==> flow/design.v <==
module SUBWAY(
    clk,
    rst_n,
    in_valid,
    init,
    in0,
    in1,
    in2,
    in3,
    out_valid,
    out
);
input clk, rst_n;
input in_valid;
input [1:0] init;
input [1:0] in0, in1, in2, in3; 
output reg       out_valid;
output reg [1:0] out;
parameter s_idle = 2'd0;
parameter s_input = 2'd1;
parameter s_cul = 2'd2;
parameter s_output = 2'd3;
genvar NN;
genvar MM;
integer i;
integer j;
parameter IDX = 9;
reg [1:0]current_state;
reg [1:0]next_state;
reg [1:0]init_pos;
reg [5:0]cnt;
reg [1:0]is_road;
reg [1:0] reg_dif;
reg [1:0]move;
wire UorD;
reg reg_UorD;
wire [1:0]dif1;
wire [1:0]dif2;
wire [1:0]dif;
reg [1:0] next_dif;
reg [1:0]next_pos;
reg [1:0]cur_pos;
reg [1:0] next_step[2:0];
wire [1:0]in_wire[3:0];
reg [1:0]in_a[IDX:0];
reg [1:0]in_b[IDX:0];
reg [1:0]in_c[IDX:0];
reg [1:0]in_d[IDX:0];
reg [1:0]out_pipe[54:0];
reg [1:0]road;
always@(posedge clk or negedge rst_n)begin
	if(!rst_n)
        current_state <= s_idle;
    else
        current_state <= next_state;
end
always@(*)begin
	case(current_state)
		s_idle: if(in_valid) next_state = s_input;
				else next_state = s_idle;
		s_input:if (cnt == 6'd7) next_state = s_cul;
				else next_state = s_input;
		s_cul:	if (cnt == 6'd62) next_state = s_output;
				else next_state = s_cul;				
		s_output: if (cnt == 6'd63) next_state = s_idle;
				else next_state = s_output;
		default: next_state = current_state;
	endcase 
end
always @(posedge clk or negedge rst_n) begin
    if(!rst_n)begin
		init_pos <= 2'd0;
    end   
    else
		case(current_state)
			s_idle: if(in_valid)begin
				init_pos <= init;
			end
			default: init_pos <= init_pos;
		endcase
end
always@(posedge clk or negedge rst_n)begin
	if(!rst_n)
        cnt <= 6'b0;
    else
		case(current_state)
			s_idle: cnt <= 6'd0;
			s_input: cnt <= cnt+6'd1;
			s_cul: if(cnt == 6'd62 ) cnt <= 6'd0;
					else cnt <= cnt+6'd1;
			s_output: if(cnt == 6'd63) cnt <= 6'd0;
					else cnt <= cnt+6'd1;
			default: cnt <= cnt;
		endcase
end
always@(posedge clk or negedge rst_n)begin
	if(!rst_n)
        out_valid <= 1'b0;
    else
		case(current_state)
			s_idle: out_valid <= 1'd0;
			s_input: out_valid <= 1'd0;
			s_output: 
				if(cnt == 6'd63) out_valid <= 1'd0;
				else   out_valid <= 1'd1;
			default: out_valid <= 1'd0;
		endcase
end
assign UorD = (cur_pos < road)?1'd0: 1'd1;  
assign dif1 = (cur_pos < road)?road: cur_pos;  
assign dif2 = (cur_pos < road)?cur_pos: road;
assign dif = dif1 - dif2;
always @(posedge clk or negedge rst_n) begin
	if(!rst_n)begin
        reg_UorD <= 2'd0;
    end 
	else begin
		reg_UorD <= UorD;
	end
end
always@(*)begin
	case(cur_pos)
	2'd0: begin
		next_step[0] = 2'b11;
		next_step[1] = in_a[1];
		next_step[2] = in_b[1];
	end
	2'd1: begin
		next_step[0] = in_a[1];
		next_step[1] = in_b[1];
		next_step[2] = in_c[1];
	end
	2'd2: begin
		next_step[0] = in_b[1];
		next_step[1] = in_c[1];
		next_step[2] = in_d[1];
	end
	2'd3: begin
		next_step[0] = in_c[1];
		next_step[1] = in_d[1];
		next_step[2] = 2'b11;
	end
	default: begin
		next_step[0] = in_c[1];
		next_step[1] = in_d[1];
		next_step[2] = 2'b11;
	end
	endcase
end
always@(*)begin
	if (dif != 2'd0) begin
		case(reg_UorD)
		1'd0: 
			case(next_step[2])
			2'd0: move = 2'b01;
			2'd1,
			2'd2,
			2'd3: 
				case(next_step[1])
				2'd0,
				2'd2: move = 2'd0;
				2'd1: move = 2'b11;
				default: move = 2'b0;
				endcase
			default: move = 2'b0;
			endcase
		1'd1: 
			case(next_step[0])
			2'd0: move = 2'b10;
			2'd1,
			2'd2,
			2'd3: 
				case(next_step[1])
				2'd0,
				2'd2: move = 2'd0;
				2'd1: move = 2'b11;
				default: move = 2'b0;
				endcase
			default: move = 2'b0;
			endcase
		default: move = 2'b0;
		endcase
	end
	else begin
		case(next_step[1])
		2'd0,
		2'd2: move = 2'd00;
		2'd1: move = 2'b11;
		default: move = 2'd0;  
		endcase
	end
end
always@(*)begin
	case(cur_pos)
	2'd0:begin
		case (move) 
		2'd1:
			next_pos = 2'd1;
		default:
			next_pos = 2'd0;
		endcase
	end 
	2'd1:begin
		case (move) 
		2'd1:
			next_pos = 2'd2;
		2'd2:
			next_pos = 2'd0;
		default:
			next_pos = 2'd1;
		endcase
	end
	2'd2:begin
		case (move) 
		2'd1:
			next_pos = 2'd3;
		2'd2:
			next_pos = 2'd1;
		default:
			next_pos = 2'd2;
		endcase
	end
	2'd3:begin
		case (move) 
		2'd2:
			next_pos = 2'd2;
		default:
			next_pos = 2'd3;
		endcase
	end
	default:next_pos = cur_pos;
	endcase
end
always@(*)begin
	if (in_b[8] == 2'd0)begin
		is_road = 2'd1;
	end
	else if (in_c[8] == 2'd0)begin
		is_road = 2'd2;
	end
	else if (in_a[8] == 2'd0)begin
		is_road = 2'd0;
	end
	else if (in_d[8] == 2'd0)begin
		is_road = 2'd3;
	end
	else begin
		is_road = 2'd1;
	end
end
always@(posedge clk)begin
	if(!rst_n)begin
        road <= 2'd0;
    end 
	else begin
		case(cnt[2:0])
		3'd0: 
			road <= is_road;
		default: road <= road;
		endcase
	end
end
always @(posedge clk or negedge rst_n) begin
	if(!rst_n)begin
        cur_pos <= 2'd0;
    end 
	else begin
		case(current_state)
		s_idle: cur_pos <= 2'd0;
		s_input: cur_pos <= init_pos;
		s_cul,
		s_output: cur_pos <= next_pos;
		default: cur_pos <= cur_pos;
		endcase
	end
end
always @(posedge clk or negedge rst_n) begin
	if(!rst_n)begin
        out <= 2'd0;
    end 
	else begin
		case(current_state)
		s_idle: out <= 2'd0;
		s_input: out <= 2'd0;
		s_output: 
			if(cnt == 6'd63) out <= 2'd0;
			else out <= out_pipe[0]; 
		default: out <= 2'd0;
		endcase
	end
end
always @(posedge clk or negedge rst_n) begin
	if(!rst_n)begin
		for (i=0; i<55; i=i+1)begin
			out_pipe[i]<=2'd0; 
		end
    end 
	else begin
		case(current_state)
		s_idle: begin
			for (i=0; i<55; i=i+1)begin
				out_pipe[i]<=2'd0; 
			end
		end
		s_output,
		s_cul: begin
			out_pipe[54] <= move;
			for (i=0; i<54; i=i+1)begin
				out_pipe[i]<=out_pipe[i+1]; 
			end
		end
		default: begin
			for (i=0; i<55; i=i+1)begin
				out_pipe[i]<=2'd0; 
			end
		end
		endcase
	end
end
always @(posedge clk or negedge rst_n) begin
    if(!rst_n)begin
        for (i = 0; i<IDX; i=i+1)begin
			in_a[i]<=2'd0;
		end
    end   
    else
		case(current_state)
			s_idle: if(in_valid)begin
						in_a[IDX-1]<=in0;
						for (i = 0; i<IDX-1; i=i+1)begin
							in_a[i]<=in_a[i+1];
						end
					end
					else begin 
						for (i = 0; i<IDX; i=i+1)begin
							in_a[i]<=in_a[i];
						end
					end
			s_input,
			s_cul:if(in_valid)begin
						in_a[IDX-1]<=in0;
						for (i = 0; i<IDX-1; i=i+1)begin
							in_a[i]<=in_a[i+1];
						end
					end
					else begin 
						for (i = 0; i<IDX; i=i+1)begin
							in_a[i]<=in_a[i];
						end
					end
			s_output:begin
				if(in_valid)begin
					in_a[IDX-1]<= in0;
				end
				else begin
					in_a[IDX-1]<= 2'd0;
				end
				for (i = 0; i<IDX-1; i=i+1)begin
					in_a[i]<=in_a[i+1];
				end
			end
			default: begin 
						for (i = 0; i<IDX; i=i+1)begin
							in_a[i]<=in_a[i];
						end
					end
		endcase
end
always @(posedge clk or negedge rst_n) begin
    if(!rst_n)begin
        for (i = 0; i<IDX; i=i+1)begin
			in_b[i]<=2'd0;
		end
    end   
    else
		case(current_state)
			s_idle: if(in_valid)begin
						in_b[IDX-1]<=in1;
						for (i = 0; i<IDX-1; i=i+1)begin
							in_b[i]<=in_b[i+1];
						end
					end
					else begin 
						for (i = 0; i<IDX; i=i+1)begin
							in_b[i]<=in_b[i];
						end
					end
			s_input,
			s_cul:if(in_valid)begin
						in_b[IDX-1]<=in1;
						for (i = 0; i<IDX-1; i=i+1)begin
							in_b[i]<=in_b[i+1];
						end
					end
					else begin 
						for (i = 0; i<IDX; i=i+1)begin
							in_b[i]<=in_b[i];
						end
					end
			s_output:begin
				if(in_valid)begin
					in_b[IDX-1]<= in1;
				end
				else begin
					in_b[IDX-1]<= 2'd0;
				end
				for (i = 0; i<IDX-1; i=i+1)begin
					in_b[i]<=in_b[i+1];
				end
			end
			default: begin 
						for (i = 0; i<IDX; i=i+1)begin
							in_b[i]<=in_b[i];
						end
					end
		endcase
end
always @(posedge clk or negedge rst_n) begin
    if(!rst_n)begin
        for (i = 0; i<IDX; i=i+1)begin
			in_c[i]<=2'd0;
		end
    end   
    else
		case(current_state)
			s_idle: if(in_valid)begin
						in_c[IDX-1]<=in2;
						for (i = 0; i<IDX-1; i=i+1)begin
							in_c[i]<=in_c[i+1];
						end
					end
					else begin 
						for (i = 0; i<IDX; i=i+1)begin
							in_c[i]<=in_c[i];
						end
					end
			s_input,
			s_cul:if(in_valid)begin
						in_c[IDX-1]<=in2;
						for (i = 0; i<IDX-1; i=i+1)begin
							in_c[i]<=in_c[i+1];
						end
					end
					else begin 
						for (i = 0; i<IDX; i=i+1)begin
							in_c[i]<=in_c[i];
						end
					end
			s_output:begin
				if(in_valid)begin
					in_c[IDX-1]<= in2;
				end
				else begin
					in_c[IDX-1]<= 2'd0;
				end
				for (i = 0; i<IDX-1; i=i+1)begin
					in_c[i]<=in_c[i+1];
				end
			end
			default: begin 
						for (i = 0; i<IDX; i=i+1)begin
							in_c[i]<=in_c[i];
						end
					end
		endcase
end
always @(posedge clk or negedge rst_n) begin
    if(!rst_n)begin
        for (i = 0; i<IDX; i=i+1)begin
			in_d[i]<=2'd0;
		end
    end   
    else
		case(current_state)
			s_idle: if(in_valid)begin
						in_d[IDX-1]<=in3;
						for (i = 0; i<IDX-1; i=i+1)begin
							in_d[i]<=in_d[i+1];
						end
					end
					else begin 
						for (i = 0; i<IDX; i=i+1)begin
							in_d[i]<=in_d[i];
						end
					end
			s_input,
			s_cul:if(in_valid)begin
						in_d[IDX-1]<=in3;
						for (i = 0; i<IDX-1; i=i+1)begin
							in_d[i]<=in_d[i+1];
						end
					end
					else begin 
						for (i = 0; i<IDX; i=i+1)begin
							in_d[i]<=in_d[i];
						end
					end
			s_output:begin
				if(in_valid)begin
					in_d[IDX-1]<= in3;
				end
				else begin
					in_d[IDX-1]<= 2'd0;
				end
				for (i = 0; i<IDX-1; i=i+1)begin
					in_d[i]<=in_d[i+1];
				end
			end
			default: begin 
						for (i = 0; i<IDX; i=i+1)begin
							in_d[i]<=in_d[i];
						end
					end
		endcase
end
endmodule
# Tool chain data of SUBWAY
# What the tools print for SUBWAY, step after step.
# Lines are those of the file above, counted from 1.
# Library cell names are shortened.
# Not given: n/a
# setup
design,SUBWAY
clock_port,clk
lib,sky130hd
lib_corner,tt_025C_1v80

# Word level
# Source: Yosys, flattened and elaborated. Widths are those after wreduce. Registers that Yosys merges into a memory's read port (data or address) are not register bits. Print and check cells do not count. Equal cells are merged and count once.
# op_classes
n_cmp,1
bitwise,1
add_sub_neg,2
muxes,156
n_eq,19
n_reduce_logical,15
# ops
op,count
two-way mux 2 bit,103
parallel mux 2 bit (select 2 bit),37
parallel mux 2 bit (select 4 bit),5
parallel mux 6 bit (select 4 bit),1
== test 2 bit (second input constant),9
zero test 2 bit,8
== test 2 x 1 -> 1 bit (second input constant),6
== test 6 bit (second input constant),2
two-way mux 6 bit,2
OR reduction 3 bit,3
two-way mux 1 bit,7
adder 6 x 1 -> 6 bit (second input constant),1
== test 6 x 3 -> 1 bit (second input constant),1
parallel mux 2 bit (select 3 bit),1
zero test 3 bit,1
inequality test 2 x 1 -> 1 bit (second input constant),1
subtractor 2 bit,1
< comparator 2 bit,1
AND reduction 2 bit,1
nonzero test 2 bit,1
OR reduction 2 bit,1
inverter 1 bit,1
# bits
elab_cells,289
output_inout_bits,3
reg_bits,192
inputBits,13

# Longest topological paths
# Depth = most cells in a row (Yosys ltp): at word level without a register or memory, in the mapped netlist without a sequential cell, where the memories' decode and read muxes count.
# logic_depth
depth_word,11
ABC_AREA,0
depth_mapped,12
mapped_depth_nobuf,11

# After synthesis
# Source: synth_stat.txt of the flow (Yosys; design flattened, memories mapped). It holds for the ABC_AREA given above (unset counts as 0); a run with the other value may have another netlist.
# The area totals of this step are shown rounded.
# mapped
yosys_area_mm2,0.00703
buffers,22
seqArea_mm2,0.00485
mapped_cells,498
flip_flops,194
# by_type
cell_type,count,area_total_um2
dfrtp_1,191,4.78E+03
nor2b_1,113,706.928
mux2_2,49,551.779
mux2_1,10,112.608
ha_1,7,87.584
nand2_1,23,86.333
o21ai_0,11,55.053
nor2_1,13,48.797
inv_1,11,41.29
dfxtp_1,2,40.038
buf_4,5,37.536
clkbuf_1,10,37.536
dfstp_2,1,26.275
xor2_1,3,26.275
mux4_2,1,22.522
buf_2,4,20.019
nand3_1,4,20.019
nor3_2,2,20.019
# Other cell types: 30; their cells: 38.

# Timing after synthesis
# Path of least setup slack by OpenSTA after synthesis, without wires, with an ideal clock, recovery checks aside; 20% of the period is set as input and as output delay. Where synthesis merged equal registers, the netlist keeps one of their names.
# synth_timing
kind,register to register
from,reg cur_pos[0]
to,reg cur_pos[0]
slack_ns,0.349
delay_ns,2.151
t_first_pin_ns,0.000
clock_period_ns,2.5
required_time_ns,2.363
t_arrival_ns,2.014
driving_pins,10
path_buffers,1
setup_time_ns,0.137
period_less_setup_slack_ns,2.151
# "delay_ns" is the arrival time less input delay plus setup time.
# "driving_pins": output pins that drive a net of the path, with the launching flip-flop's if there is one; two outputs of one cell count as two.
# "period_less_setup_slack_ns" is the clock period less the worst setup slack; recovery checks do not enter. This is arithmetic on one report: input and output delays are still those of the set period (20% each).
# Between the ends stands the longest chain of elaborated cells between them, by number of cells; it is not shown to be the way that was timed. Of several equally long chains one is given.
# Each line given opens the expression or statement behind the cell; cells for indexed reads and writes are added by Yosys, which also makes memories of some case tables.
# At most two assigning lines are given for a register; there are more.
# synth_via
path_cell_list,dfrtp_1 buf_6 inv_4 mux4_2 a2bb2oi_2 inv_1 ha_1 mux2_2 a21oi_1 o21ai_0
elab_chain_len,11
cone_cells,36
cone_classes,1 x add/sub; 1 x compare; 12 x eq/ne; 16 x mux; 6 x reduce/logical
# synth_rtl
element,line,source
"start, declared",42,reg [1:0]cur_pos;
"start, assigned",270,s_input: cur_pos <= init_pos;
"start, assigned",272,s_output: cur_pos <= next_pos;
== test 2 bit,122,case(cur_pos)
parallel mux 2 bit (select 4 bit),122,
== test 2 x 1 -> 1 bit,173,case(next_step[1])
two-way mux 2 bit,173,
parallel mux 2 bit (select 2 bit),168,case(next_step[0])
parallel mux 2 bit (select 2 bit),152,case(reg_UorD)
two-way mux 2 bit,151,if (dif != 2'd0) begin
== test 2 bit,224,case (move)
two-way mux 1 bit,224,
parallel mux 2 bit (select 4 bit),194,case(cur_pos)
parallel mux 2 bit (select 3 bit),268,case(current_state)
"end, assigned",270,
"end, assigned",272,
"end, declared",42,

# Worst path after layout
# From the final timing report of run 1: the path of least setup slack in the routed layout; clock arrival at registers is part of the times.
# layout_timing
kind,register to register
from,reg cur_pos[0]
to,reg cur_pos[0]
setup_time_ns,0.11
slack_ns,0.11
path_buffers,0
t_arrival_ns,2.52
clock_period_ns,2.32
driving_pins,9
t_first_pin_ns,0.42
required_time_ns,2.63
# Between the ends stands the longest chain of elaborated cells between them, by number of cells; it is not shown to be the way that was timed. Of several equally long chains one is given.
# At most two assigning lines are given for a register; there are more.
# layout_via
path_cell_list,dfrtp_2 inv_4 mux4_2 a2bb2oi_2 inv_2 ha_4 mux2_4 a21oi_2 o21ai_1
elab_chain_len,11
cone_cells,36
cone_classes,1 x add/sub; 1 x compare; 12 x eq/ne; 16 x mux; 6 x reduce/logical
# layout_rtl
element,line,source
"start, declared",42,reg [1:0]cur_pos;
"start, assigned",270,s_input: cur_pos <= init_pos;
"start, assigned",272,s_output: cur_pos <= next_pos;
== test 2 bit,122,case(cur_pos)
parallel mux 2 bit (select 4 bit),122,
== test 2 x 1 -> 1 bit,173,case(next_step[1])
two-way mux 2 bit,173,
parallel mux 2 bit (select 2 bit),168,case(next_step[0])
parallel mux 2 bit (select 2 bit),152,case(reg_UorD)
two-way mux 2 bit,151,if (dif != 2'd0) begin
== test 2 bit,224,case (move)
two-way mux 1 bit,224,
parallel mux 2 bit (select 4 bit),194,case(cur_pos)
parallel mux 2 bit (select 3 bit),268,case(current_state)
"end, assigned",270,
"end, assigned",272,
"end, declared",42,

Hand-over note for SUBWAY

3 stored runs of SUBWAY in the flow (synthesis by Yosys, layout by OpenROAD, sky130hd cells), in arbitrary order. Constraints: input delay and output delay 20% of the set period each, output load 0.01 pF.
"period_less_ws_ns" is the run's clock period less its worst setup slack. It is reckoned from that one timing run; input and output delays stay at 20% of the period that was set.
The results are shown rounded.

Run 1, flow files:
==> flow/run.sh <==
#!/bin/bash
# the make line also repeats the synthesis and layout settings of config.mk as NAME=value (left out here)
make -C /OpenROAD-flow-scripts/flow DESIGN_CONFIG=/design/flow/config.mk WORK_HOME=/design/flow/orfs CLKGATE_MAP_FILE= finish
==> flow/config.mk <==
export PLATFORM = sky130hd
export DESIGN_NAME = SUBWAY
export DESIGN_NICKNAME = SUBWAY
export VERILOG_FILES = /design/flow/design.v
export SDC_FILE = /design/flow/constraint.sdc
export NUM_CORES = 4
export LEC_CHECK = 0
export CAP_MARGIN = 20
export CORE_MARGIN = 2
export CORE_UTILIZATION = 40
export SETUP_SLACK_MARGIN = 0.65
export SLEW_MARGIN = 20
==> flow/constraint.sdc <==
create_clock -name core_clock -period 2.32 [get_ports {clk}]
set_input_delay 0.4640 -clock core_clock [delete_from_list [all_inputs] [get_ports {clk}]]
set_output_delay 0.4640 -clock core_clock [all_outputs]
set_load 0.01 [all_outputs]

==> results of run 1, as CSV <==
result,value
ys_area_mm2,0.00703
design_die_area_mm2,0.0186
finish.stdcell_area_mm2,0.0083
timing.setup.ws_ns,0.112
total_negative_slack_ns,0.000
period_less_ws_ns,2.208

Run 2, flow files:
==> flow/run.sh <==
#!/bin/bash
# the make line also repeats the synthesis and layout settings of config.mk as NAME=value (left out here)
make -C /OpenROAD-flow-scripts/flow DESIGN_CONFIG=/design/flow/config.mk WORK_HOME=/design/flow/orfs CLKGATE_MAP_FILE= finish
==> flow/config.mk <==
export PLATFORM = sky130hd
export DESIGN_NAME = SUBWAY
export DESIGN_NICKNAME = SUBWAY
export VERILOG_FILES = /design/flow/design.v
export SDC_FILE = /design/flow/constraint.sdc
export NUM_CORES = 4
export LEC_CHECK = 0
export CAP_MARGIN = 5
export CORE_MARGIN = 2
export CORE_UTILIZATION = 71
export GPL_ROUTABILITY_DRIVEN = 0
export GPL_TIMING_DRIVEN = 0
export MAX_ROUTING_LAYER = met5
export MIN_ROUTING_LAYER = met1
export SETUP_SLACK_MARGIN = -0.01
export SLEW_MARGIN = 20
==> flow/constraint.sdc <==
create_clock -name core_clock -period 2.2 [get_ports {clk}]
set_input_delay 0.4400 -clock core_clock [delete_from_list [all_inputs] [get_ports {clk}]]
set_output_delay 0.4400 -clock core_clock [all_outputs]
set_load 0.01 [all_outputs]

==> results of run 2, as CSV <==
result,value
ys_area_mm2,0.00703
design_die_area_mm2,0.0107
finish.stdcell_area_mm2,0.00822
timing.setup.ws_ns,-0.165
total_negative_slack_ns,-0.268
period_less_ws_ns,2.365

Run 3, flow files:
==> flow/run.sh <==
#!/bin/bash
# the make line also repeats the synthesis and layout settings of config.mk as NAME=value (left out here)
make -C /OpenROAD-flow-scripts/flow DESIGN_CONFIG=/design/flow/config.mk WORK_HOME=/design/flow/orfs CLKGATE_MAP_FILE= finish
==> flow/config.mk <==
export PLATFORM = sky130hd
export DESIGN_NAME = SUBWAY
export DESIGN_NICKNAME = SUBWAY
export VERILOG_FILES = /design/flow/design.v
export SDC_FILE = /design/flow/constraint.sdc
export NUM_CORES = 4
export LEC_CHECK = 0
export ABC_AREA = 1
export CAP_MARGIN = 10
export CORE_MARGIN = 2
export CORE_UTILIZATION = 34
export CTS_CLUSTER_SIZE = 23
export MAX_ROUTING_LAYER = met5
export PLACE_DENSITY = 0.71
export SETUP_SLACK_MARGIN = 0.21
export SLEW_MARGIN = 20
export TNS_END_PERCENT = 55
==> flow/constraint.sdc <==
create_clock -name core_clock -period 1.39 [get_ports {clk}]
set_input_delay 0.2780 -clock core_clock [delete_from_list [all_inputs] [get_ports {clk}]]
set_output_delay 0.2780 -clock core_clock [all_outputs]
set_load 0.01 [all_outputs]

==> results of run 3, as CSV <==
result,value
ys_area_mm2,0.00723
design_die_area_mm2,0.0225
finish.stdcell_area_mm2,0.0109
timing.setup.ws_ns,-0.609
total_negative_slack_ns,-8.61
period_less_ws_ns,1.999

End of note.
